==> flow/design.v <==
module top #(parameter WIDTH = 32)
(
	input				   clk,
	input				   rst,
	input 				   div_ready,
	input 				   div_datavalid_i,
	input 	   [WIDTH-1:0] div_dividend_i,
	input 	   [WIDTH-1:0] div_divisor_i,
	output reg 		 	   div_doing_o,
	output reg 		 	   div_qrvalid_o,
	output reg [WIDTH-1:0] div_quotient_o,
	output reg [WIDTH-1:0] div_remainder_o
);
reg [2*WIDTH  :0] div_remainder_r 	[WIDTH-1:0];
reg [2*WIDTH-1:0] div_divisor_r   	[WIDTH-1:0];
reg [  WIDTH-1:0] div_quotient_r  	[WIDTH-1:0];
reg               div_data_valid_r 	[WIDTH-1:0];
reg 		 	  div_qrvalid_r;
reg [WIDTH-1:0]   div_quotiento_r;
reg [WIDTH-1:0]   div_remaindero_r;
always @(posedge clk) begin
    if (rst) begin
    	div_doing_o <= 1'b0;
    end
    else if (div_qrvalid_o) begin
      	div_doing_o <= 1'b0;
    end
    else if(div_datavalid_i) begin
      	div_doing_o <= 1'b1;
    end
end
always @(posedge clk ) begin
	if (rst) begin
    	div_quotient_o 	<= 1'b0;
		div_remainder_o	<= 0;
		div_qrvalid_o	<=0;
    end
	else if (div_ready)begin
		div_quotient_o 	<= 1'b0;
		div_remainder_o	<= 0;
		div_qrvalid_o	<=0;
	end
	else if(div_qrvalid_r)begin
		div_quotient_o 	<= div_quotiento_r;
		div_remainder_o	<= div_remaindero_r;
		div_qrvalid_o	<= div_qrvalid_r;
	end
end
genvar div_m_var;
always @ (posedge clk ) begin
	if (rst) begin
		div_remainder_r	[0] <= {2*WIDTH+1{1'b0}};
		div_divisor_r  	[0] <= {2*WIDTH  {1'b0}};
		div_quotient_r 	[0] <= {  WIDTH  {1'b0}};
		div_data_valid_r[0] <=            1'b0  ;
	end else if (div_datavalid_i) begin
		if (|div_divisor_i) begin 
			div_remainder_r	[0] 	<= (div_dividend_i<<1) - (div_divisor_i<<WIDTH);
			div_divisor_r  	[0] 	<= div_divisor_i<<WIDTH;
			div_quotient_r 	[0] 	<= {  WIDTH  {1'b0}};
			div_data_valid_r[0] 	<=            1'b1  ;
		end else begin
			div_remainder_r	[0] 	<= {2*WIDTH+1{1'b0}};
			div_divisor_r  	[0] 	<= {2*WIDTH  {1'b0}};
			div_quotient_r 	[0] 	<= {  WIDTH  {1'b0}};
			div_data_valid_r[0] 	<=            1'b0  ;
		end
	end else begin
		div_remainder_r	[0]		<= {2*WIDTH+1{1'b0}};
		div_divisor_r  	[0]		<= {2*WIDTH  {1'b0}};
		div_quotient_r 	[0]		<= {  WIDTH  {1'b0}};
		div_data_valid_r[0]		<=            1'b0  ;
	end
end
generate
for (div_m_var=1;div_m_var<WIDTH;div_m_var=div_m_var+1) begin: calculate_cycle
	always @ (posedge clk ) begin
		if (rst) begin
			div_remainder_r[div_m_var] 	<= {2*WIDTH+1{1'b0}};
			div_divisor_r  [div_m_var] 	<= {2*WIDTH  {1'b0}};
			div_quotient_r [div_m_var] 	<= {  WIDTH  {1'b0}};
			div_data_valid_r[div_m_var] <=            1'b0  ;
		end else if (div_data_valid_r[div_m_var-1]) begin
			if (div_remainder_r[div_m_var-1][2*WIDTH]) begin 
				div_remainder_r[div_m_var] <= ((div_remainder_r[div_m_var-1]+div_divisor_r[div_m_var-1])<<1) - div_divisor_r[div_m_var-1];
				div_divisor_r  [div_m_var] <= div_divisor_r  [div_m_var-1];
				div_quotient_r [div_m_var] <= div_quotient_r [div_m_var-1]<<1 ;
				div_data_valid_r[div_m_var] <= div_data_valid_r[div_m_var-1];
			end else begin 
				div_remainder_r[div_m_var] <= (div_remainder_r[div_m_var-1]<<1) - div_divisor_r[div_m_var-1];
				div_divisor_r  [div_m_var] <= div_divisor_r  [div_m_var-1];
				div_quotient_r [div_m_var] <= (div_quotient_r [div_m_var-1]<<1) + 1'b1;
				div_data_valid_r[div_m_var] <= div_data_valid_r[div_m_var-1];
			end
		end else begin
			div_remainder_r[div_m_var] <= div_remainder_r[div_m_var-1];
			div_divisor_r  [div_m_var] <= div_divisor_r  [div_m_var-1];
			div_quotient_r [div_m_var] <= div_quotient_r [div_m_var-1];
			div_data_valid_r[div_m_var] <= div_data_valid_r[div_m_var-1];
		end
	end
end
endgenerate
always @ (posedge clk ) begin
	if (rst) begin
		div_remaindero_r <= {WIDTH{1'b0}};
		div_remaindero_r  <= {WIDTH{1'b0}};
		div_qrvalid_r  <=        1'b0  ;
	end else if (div_data_valid_r[WIDTH-1]) begin
		if (div_remainder_r[WIDTH-1][2*WIDTH]) begin
			div_remaindero_r <= (div_remainder_r[WIDTH-1]+div_divisor_r[WIDTH-1])>>WIDTH;
			div_quotiento_r  <= div_quotient_r [WIDTH-1]<<1;
			div_qrvalid_r  <= div_data_valid_r[WIDTH-1];
		end else begin
			div_remaindero_r <= div_remainder_r[WIDTH-1]>>WIDTH;
			div_quotiento_r  <= (div_quotient_r [WIDTH-1]<<1) + 1'b1;
			div_qrvalid_r  <= div_data_valid_r[WIDTH-1];
		end
	end else begin
			div_qrvalid_r  <= div_data_valid_r[WIDTH-1];
	end
end
endmodule
# Step by step through the tools: top
# Module top before and after one edit of its RTL, step after step.
# Lines under "orig" count in the file above, lines under "edited" in the edited file.
# "change" is "edited" less "orig", of the values as shown; "rel_change_pct" is that difference over "orig", in percent.
# Operators: Yosys type, input widths -> output width; for muxes data width and select width s.
# A cell with n/a has no value.
# inputs
top	top
clk_port	clk
library	sky130hd
pvt_corner	tt_025C_1v80

# The edit
# The edit as a unified diff against the file above.
# A script made this edit. It changes what the design does and was not meant as an optimisation.
# begin of diff
@@ -8,8 +8,10 @@
 	input 	   [WIDTH-1:0] div_divisor_i,
 	output reg 		 	   div_doing_o,
-	output reg 		 	   div_qrvalid_o,
+	output reg 		 	   div_qrvalid_o_pin,
 	output reg [WIDTH-1:0] div_quotient_o,
 	output reg [WIDTH-1:0] div_remainder_o
 );
+reg div_qrvalid_o;
+always @(posedge clk) div_qrvalid_o_pin <= div_qrvalid_o;
 reg [2*WIDTH  :0] div_remainder_r 	[WIDTH-1:0];
 reg [2*WIDTH-1:0] div_divisor_r   	[WIDTH-1:0];
# end of diff

# After elaboration
# Source: Yosys, flattened and elaborated. Widths are those after wreduce. Registers that Yosys merges into a memory's read port (data or address) are not register bits. Print and check cells do not count. Equal cells are merged and count once.
# word_totals
item	orig	edited	change	rel_change_pct
register_bits	4198	4199	1	0.02
input_bits	68	68	0	0.00
out_inout_bits	66	66	0	0.00
elab_cells	398	399	1	0.25
# op_classes
item	orig	edited	change	rel_change_pct
add_sub_neg	126	126	0	0.00
mux	126	126	0	0.00
logic	4	4	0	0.00
reduce_and_logical	7	7	0	0.00
# Operator kinds equal on both sides are left out: 16.

# Depth
# Longest topological path by Yosys (ltp), each cell counted once; first at word level (registers and memories cut), then after technology mapping (sequential cells cut; the memories' decode and read muxes count).
# depth
item	orig	edited	change	rel_change_pct
depth_word	4	4	0	0.00
abc_area	0	0	n/a	n/a
ltp_mapped	29	26	-3	-10.34
ltp_nobuf	28	26	-2	-7.14

# Netlist
# Source: synth_stat.txt of the flow (Yosys; design flattened, memories mapped). It holds for the ABC_AREA given above (unset counts as 0); a run with the other value may have another netlist.
# synth_totals
item	orig	edited	change	rel_change_pct
stdcells	24528	24993	465	1.90
mapped_area_um2	208472.4	211327.7	2855.3	1.37
seq_area_um2	65082.4	65102.4	20.0	0.03
ff_cells	3235	3236	1	0.03
n_buf	851	900	49	5.76
# types
cell_type	orig	edited	change	rel_change_pct
sky130_fd_sc_hd__o21a_1	225	331	106	47.11
sky130_fd_sc_hd__o21ai_0	808	889	81	10.02
sky130_fd_sc_hd__a21o_1	1041	973	-68	-6.53
sky130_fd_sc_hd__nor2_1	3878	3818	-60	-1.55
sky130_fd_sc_hd__o211ai_1	92	152	60	65.22
sky130_fd_sc_hd__a21oi_1	1694	1753	59	3.48
sky130_fd_sc_hd__clkbuf_1	708	766	58	8.19
sky130_fd_sc_hd__a211oi_1	259	314	55	21.24
sky130_fd_sc_hd__a31oi_1	233	277	44	18.88
sky130_fd_sc_hd__inv_1	1641	1684	43	2.62
sky130_fd_sc_hd__mux2i_1	1671	1630	-41	-2.45
sky130_fd_sc_hd__mux2_2	773	743	-30	-3.88
sky130_fd_sc_hd__nand2b_1	276	306	30	10.87
sky130_fd_sc_hd__a311oi_1	64	34	-30	-46.88
sky130_fd_sc_hd__o22ai_1	34	64	30	88.24
sky130_fd_sc_hd__a21boi_0	89	64	-25	-28.09
sky130_fd_sc_hd__a2111oi_0	28	53	25	89.29
sky130_fd_sc_hd__xnor2_1	1128	1106	-22	-1.95
# Cell types equal on both sides are left out: 10.
# Not every row of either side is listed.

# Worst setup path after synthesis
# Source: OpenSTA report_checks on the synthesized netlist (no wires, ideal clock, input and output delay 20% of the period each), path of least setup slack; recovery checks are left aside. Register names are those of the netlist, which keeps one name where synthesis merged equal registers.
# synth_timing
item	orig	edited	change	rel_change_pct
path_kind	register to register	register to register	n/a	n/a
from	register div_remainder_r[1][32]	register div_remainder_r[7][33]	n/a	n/a
to	register div_remainder_r[2][64]	register div_remainder_r[8][64]	n/a	n/a
period_ps	7500	7500	0	0.00
setup_ps	120	120	0	n/a
t_first_pin_ps	0	0	0	n/a
t_arrival_ps	5403	5143	-260	-4.81
t_required_ps	7380	7380	0	0.00
setup_slack_ps	1978	2237	259	n/a
path_delay_ps	5523	5263	-260	-4.71
stages	26	23	-3	-11.54
n_path_buf	0	0	0	n/a
synth_period_reached_ps	5522	5263	-259	-4.69
# "path_delay_ps" is the arrival time less input delay plus setup time.
# "stages": output pins that drive a net of the path, with the launching flip-flop's if there is one; two outputs of one cell count as two.
# "synth_period_reached_ps" = period - worst setup slack (recovery checks aside). The figure is calculated, with input and output delays left at 20% of the set period.
# The rows between start and end are the longest chain of elaborated cells between them; the timing report does not say that the signal goes this way. Where chains are equally long, one stands for them.
# Each line given opens the expression or statement behind the cell; cells for indexed reads and writes are added by Yosys, which also makes memories of some case tables.
# A register here has more assigning lines than the two given.
# synth_via_orig
cell_sequence	sky130_fd_sc_hd__dfxtp_1 > sky130_fd_sc_hd__ha_1 > sky130_fd_sc_hd__inv_1 > sky130_fd_sc_hd__fa_1 > sky130_fd_sc_hd__nor2b_1 > sky130_fd_sc_hd__o21a_1 > sky130_fd_sc_hd__o21ai_0 > sky130_fd_sc_hd__a31oi_1 > sky130_fd_sc_hd__a31oi_1 > sky130_fd_sc_hd__o31a_1 > sky130_fd_sc_hd__a2bb2oi_1 > sky130_fd_sc_hd__a21oi_1 > sky130_fd_sc_hd__a31oi_1 > sky130_fd_sc_hd__o21ai_0 > sky130_fd_sc_hd__xnor2_1 > sky130_fd_sc_hd__mux2_2 > sky130_fd_sc_hd__ha_1 > sky130_fd_sc_hd__and4_1 > sky130_fd_sc_hd__and2_1 > sky130_fd_sc_hd__o21ai_0 > sky130_fd_sc_hd__o21ai_1 > sky130_fd_sc_hd__or4b_1 > sky130_fd_sc_hd__a31oi_1 > sky130_fd_sc_hd__xnor2_1 > sky130_fd_sc_hd__and3_1 > sky130_fd_sc_hd__o31a_1
elab_chain_len	4
cells_between	5
lines_between	4
classes_between	add/sub: 3; mux: 2
# synth_rtl_orig
item	line	text
start: declaration	14	reg [2*WIDTH :0] div_remainder_r [WIDTH-1:0];
start: assignment	85	div_remainder_r[div_m_var] <= ((div_remainder_r[div_m_var-1]+div_divisor_r[div_m_var-1])<<1) - div_divisor_r[d ...
start: assignment	90	div_remainder_r[div_m_var] <= (div_remainder_r[div_m_var-1]<<1) - div_divisor_r[div_m_var-1];
$add 64x64->64	85
$sub 65x64->65	85
$mux 65	84	if (div_remainder_r[div_m_var-1][2*WIDTH]) begin
$mux 65	83	end else if (div_data_valid_r[div_m_var-1]) begin
end: assignment	85
end: assignment	90
end: declaration	14
# synth_via_edited
cell_sequence	sky130_fd_sc_hd__dfxtp_1 > sky130_fd_sc_hd__ha_1 > sky130_fd_sc_hd__a21o_1 > sky130_fd_sc_hd__a21oi_1 > sky130_fd_sc_hd__o21ai_1 > sky130_fd_sc_hd__a2111oi_0 > sky130_fd_sc_hd__o31a_1 > sky130_fd_sc_hd__nor2_1 > sky130_fd_sc_hd__and3_1 > sky130_fd_sc_hd__a31oi_1 > sky130_fd_sc_hd__o21ai_0 > sky130_fd_sc_hd__xor2_1 > sky130_fd_sc_hd__mux2_2 > sky130_fd_sc_hd__ha_1 > sky130_fd_sc_hd__and3_1 > sky130_fd_sc_hd__and3_1 > sky130_fd_sc_hd__a2111oi_0 > sky130_fd_sc_hd__a21boi_1 > sky130_fd_sc_hd__a311o_1 > sky130_fd_sc_hd__a21oi_1 > sky130_fd_sc_hd__xnor2_1 > sky130_fd_sc_hd__and3_1 > sky130_fd_sc_hd__o31a_1
elab_chain_len	4
cells_between	5
lines_between	4
classes_between	add/sub: 3; mux: 2
# synth_rtl_edited
item	line	text
start: declaration	16	reg [2*WIDTH :0] div_remainder_r [WIDTH-1:0];
start: assignment	87	div_remainder_r[div_m_var] <= ((div_remainder_r[div_m_var-1]+div_divisor_r[div_m_var-1])<<1) - div_divisor_r[d ...
start: assignment	92	div_remainder_r[div_m_var] <= (div_remainder_r[div_m_var-1]<<1) - div_divisor_r[div_m_var-1];
$add 64x64->64	87
$sub 65x64->65	87
$mux 65	86	if (div_remainder_r[div_m_var-1][2*WIDTH]) begin
$mux 65	85	end else if (div_data_valid_r[div_m_var-1]) begin
end: assignment	87
end: assignment	92
end: declaration	16

# Timing after layout
# From the final timing report of each run of pair 1: the path of least setup slack in the routed layout; clock arrival at registers is part of the times.
# The report prints the path's times to 10 ps; the period is as set.
# layout_timing
item	orig	edited	change	rel_change_pct
path_kind	register to register	register to register	n/a	n/a
from	register div_divisor_r[1][32]	register div_remainder_r[25][32]	n/a	n/a
to	register div_remainder_r[2][64]	register div_remainder_r[26][64]	n/a	n/a
period_ps	7500	7500	0	0.00
setup_ps	110	110	0	n/a
t_first_pin_ps	1010	970	-40	-3.96
t_arrival_ps	7360	7510	150	2.04
t_required_ps	8410	8340	-70	-0.83
setup_slack_ps	1050	830	-220	n/a
stages	26	24	-2	-7.69
n_path_buf	0	0	0	n/a
# The rows between start and end are the longest chain of elaborated cells between them; the timing report does not say that the signal goes this way. Where chains are equally long, one stands for them.
# A register here has more assigning lines than the two given.
# layout_via_orig
cell_sequence	sky130_fd_sc_hd__dfxtp_1 > sky130_fd_sc_hd__ha_1 > sky130_fd_sc_hd__inv_1 > sky130_fd_sc_hd__fa_1 > sky130_fd_sc_hd__nor2b_1 > sky130_fd_sc_hd__o21a_1 > sky130_fd_sc_hd__o21ai_0 > sky130_fd_sc_hd__a31oi_1 > sky130_fd_sc_hd__a31oi_1 > sky130_fd_sc_hd__o31a_1 > sky130_fd_sc_hd__a2bb2oi_1 > sky130_fd_sc_hd__a21oi_1 > sky130_fd_sc_hd__a31oi_1 > sky130_fd_sc_hd__o21ai_0 > sky130_fd_sc_hd__xnor2_1 > sky130_fd_sc_hd__mux2_2 > sky130_fd_sc_hd__ha_1 > sky130_fd_sc_hd__and4_1 > sky130_fd_sc_hd__and2_1 > sky130_fd_sc_hd__o21ai_0 > sky130_fd_sc_hd__o21ai_1 > sky130_fd_sc_hd__or4b_1 > sky130_fd_sc_hd__a31oi_1 > sky130_fd_sc_hd__xnor2_1 > sky130_fd_sc_hd__and3_1 > sky130_fd_sc_hd__o31a_1
elab_chain_len	4
cells_between	5
lines_between	4
classes_between	add/sub: 3; mux: 2
# layout_rtl_orig
item	line	text
start: declaration	15	reg [2*WIDTH-1:0] div_divisor_r [WIDTH-1:0];
start: assignment	86	div_divisor_r [div_m_var] <= div_divisor_r [div_m_var-1];
start: assignment	91	div_divisor_r [div_m_var] <= div_divisor_r [div_m_var-1];
$add 64x64->64	85	div_remainder_r[div_m_var] <= ((div_remainder_r[div_m_var-1]+div_divisor_r[div_m_var-1])<<1) - div_divisor_r[d ...
$sub 65x64->65	85
$mux 65	84	if (div_remainder_r[div_m_var-1][2*WIDTH]) begin
$mux 65	83	end else if (div_data_valid_r[div_m_var-1]) begin
end: assignment	85
end: assignment	90	div_remainder_r[div_m_var] <= (div_remainder_r[div_m_var-1]<<1) - div_divisor_r[div_m_var-1];
end: declaration	14	reg [2*WIDTH :0] div_remainder_r [WIDTH-1:0];
# layout_via_edited
cell_sequence	sky130_fd_sc_hd__dfxtp_1 > sky130_fd_sc_hd__ha_1 > sky130_fd_sc_hd__inv_1 > sky130_fd_sc_hd__fa_1 > sky130_fd_sc_hd__nor2b_1 > sky130_fd_sc_hd__o21a_1 > sky130_fd_sc_hd__o21ai_0 > sky130_fd_sc_hd__a2111oi_0 > sky130_fd_sc_hd__nor3_1 > sky130_fd_sc_hd__nor3_1 > sky130_fd_sc_hd__a211oi_1 > sky130_fd_sc_hd__o21ai_0 > sky130_fd_sc_hd__a21oi_1 > sky130_fd_sc_hd__xnor2_1 > sky130_fd_sc_hd__mux2_2 > sky130_fd_sc_hd__ha_1 > sky130_fd_sc_hd__nand4_1 > sky130_fd_sc_hd__or2_2 > sky130_fd_sc_hd__o311ai_0 > sky130_fd_sc_hd__a31o_2 > sky130_fd_sc_hd__a21oi_1 > sky130_fd_sc_hd__xnor2_1 > sky130_fd_sc_hd__and3_1 > sky130_fd_sc_hd__o31a_1
elab_chain_len	4
cells_between	5
lines_between	4
classes_between	add/sub: 3; mux: 2
# layout_rtl_edited
item	line	text
start: declaration	16	reg [2*WIDTH :0] div_remainder_r [WIDTH-1:0];
start: assignment	87	div_remainder_r[div_m_var] <= ((div_remainder_r[div_m_var-1]+div_divisor_r[div_m_var-1])<<1) - div_divisor_r[d ...
start: assignment	92	div_remainder_r[div_m_var] <= (div_remainder_r[div_m_var-1]<<1) - div_divisor_r[div_m_var-1];
$add 64x64->64	87
$sub 65x64->65	87
$mux 65	86	if (div_remainder_r[div_m_var-1][2*WIDTH]) begin
$mux 65	85	end else if (div_data_valid_r[div_m_var-1]) begin
end: assignment	87
end: assignment	92
end: declaration	16

# Measured runs
# Runs of the flow (Yosys, OpenROAD) on both versions; the two runs of a pair have the same settings. The constraints put input and output delay at 20% of the set period each and load the outputs with 0.01 pF.
# flow_settings_pair_1
CORE_UTILIZATION	40
period_ns	7.5
CAP_MARGIN	20
CORE_MARGIN	2
SLEW_MARGIN	20
# measured_pair_1
item	orig	edited	change	rel_change_pct
synth_area_um2	208472.4	211327.7	2855.3	1.37
die_um2	526974.0	534149.0	7175.0	1.36
cell_area_final_um2	229081.0	231582.0	2501.0	1.09
finalUtil_frac	0.441	0.441	0.000	n/a
final_setup_ws_ps	1052	835	-217	n/a
setupTns_ps	0	0	0	n/a
final_hold_ws_ps	399	404	5	n/a
totalPower_mw	39.893	40.508	0.615	1.54
timing.achieved_period_ps	6448	6665	217	3.37
# flow_settings_pair_2
CELL_PAD_IN_SITES_GLOBAL_PLACEMENT	2
CORE_ASPECT_RATIO	1.12
CORE_UTILIZATION	52
CTS_CLUSTER_SIZE	17
GPL_ROUTABILITY_DRIVEN	1
GPL_TIMING_DRIVEN	0
MAX_ROUTING_LAYER	met5
MIN_ROUTING_LAYER	met1
SLEW_MARGIN	15
period_ns	4.54
CAP_MARGIN	20
CORE_MARGIN	2
# measured_pair_2
item	orig	edited	change	rel_change_pct
synth_area_um2	208472.4	211327.7	2855.3	1.37
die_um2	405995.0	411522.0	5527.0	1.36
cell_area_final_um2	253104.0	257102.0	3998.0	1.58
finalUtil_frac	0.633	0.636	0.003	n/a
final_setup_ws_ps	-979	-695	284	n/a
setupTns_ps	-80350	-39029	41321	n/a
final_hold_ws_ps	400	398	-2	n/a
totalPower_mw	67.499	69.611	2.112	3.13
timing.achieved_period_ps	5519	5235	-284	-5.15
# "timing.achieved_period_ps" means the clock period less the worst setup slack. The figure is calculated, with input and output delays left at 20% of the set period.
# "totalPower_mw" is the tool's figure for a default switching activity; nothing was simulated.
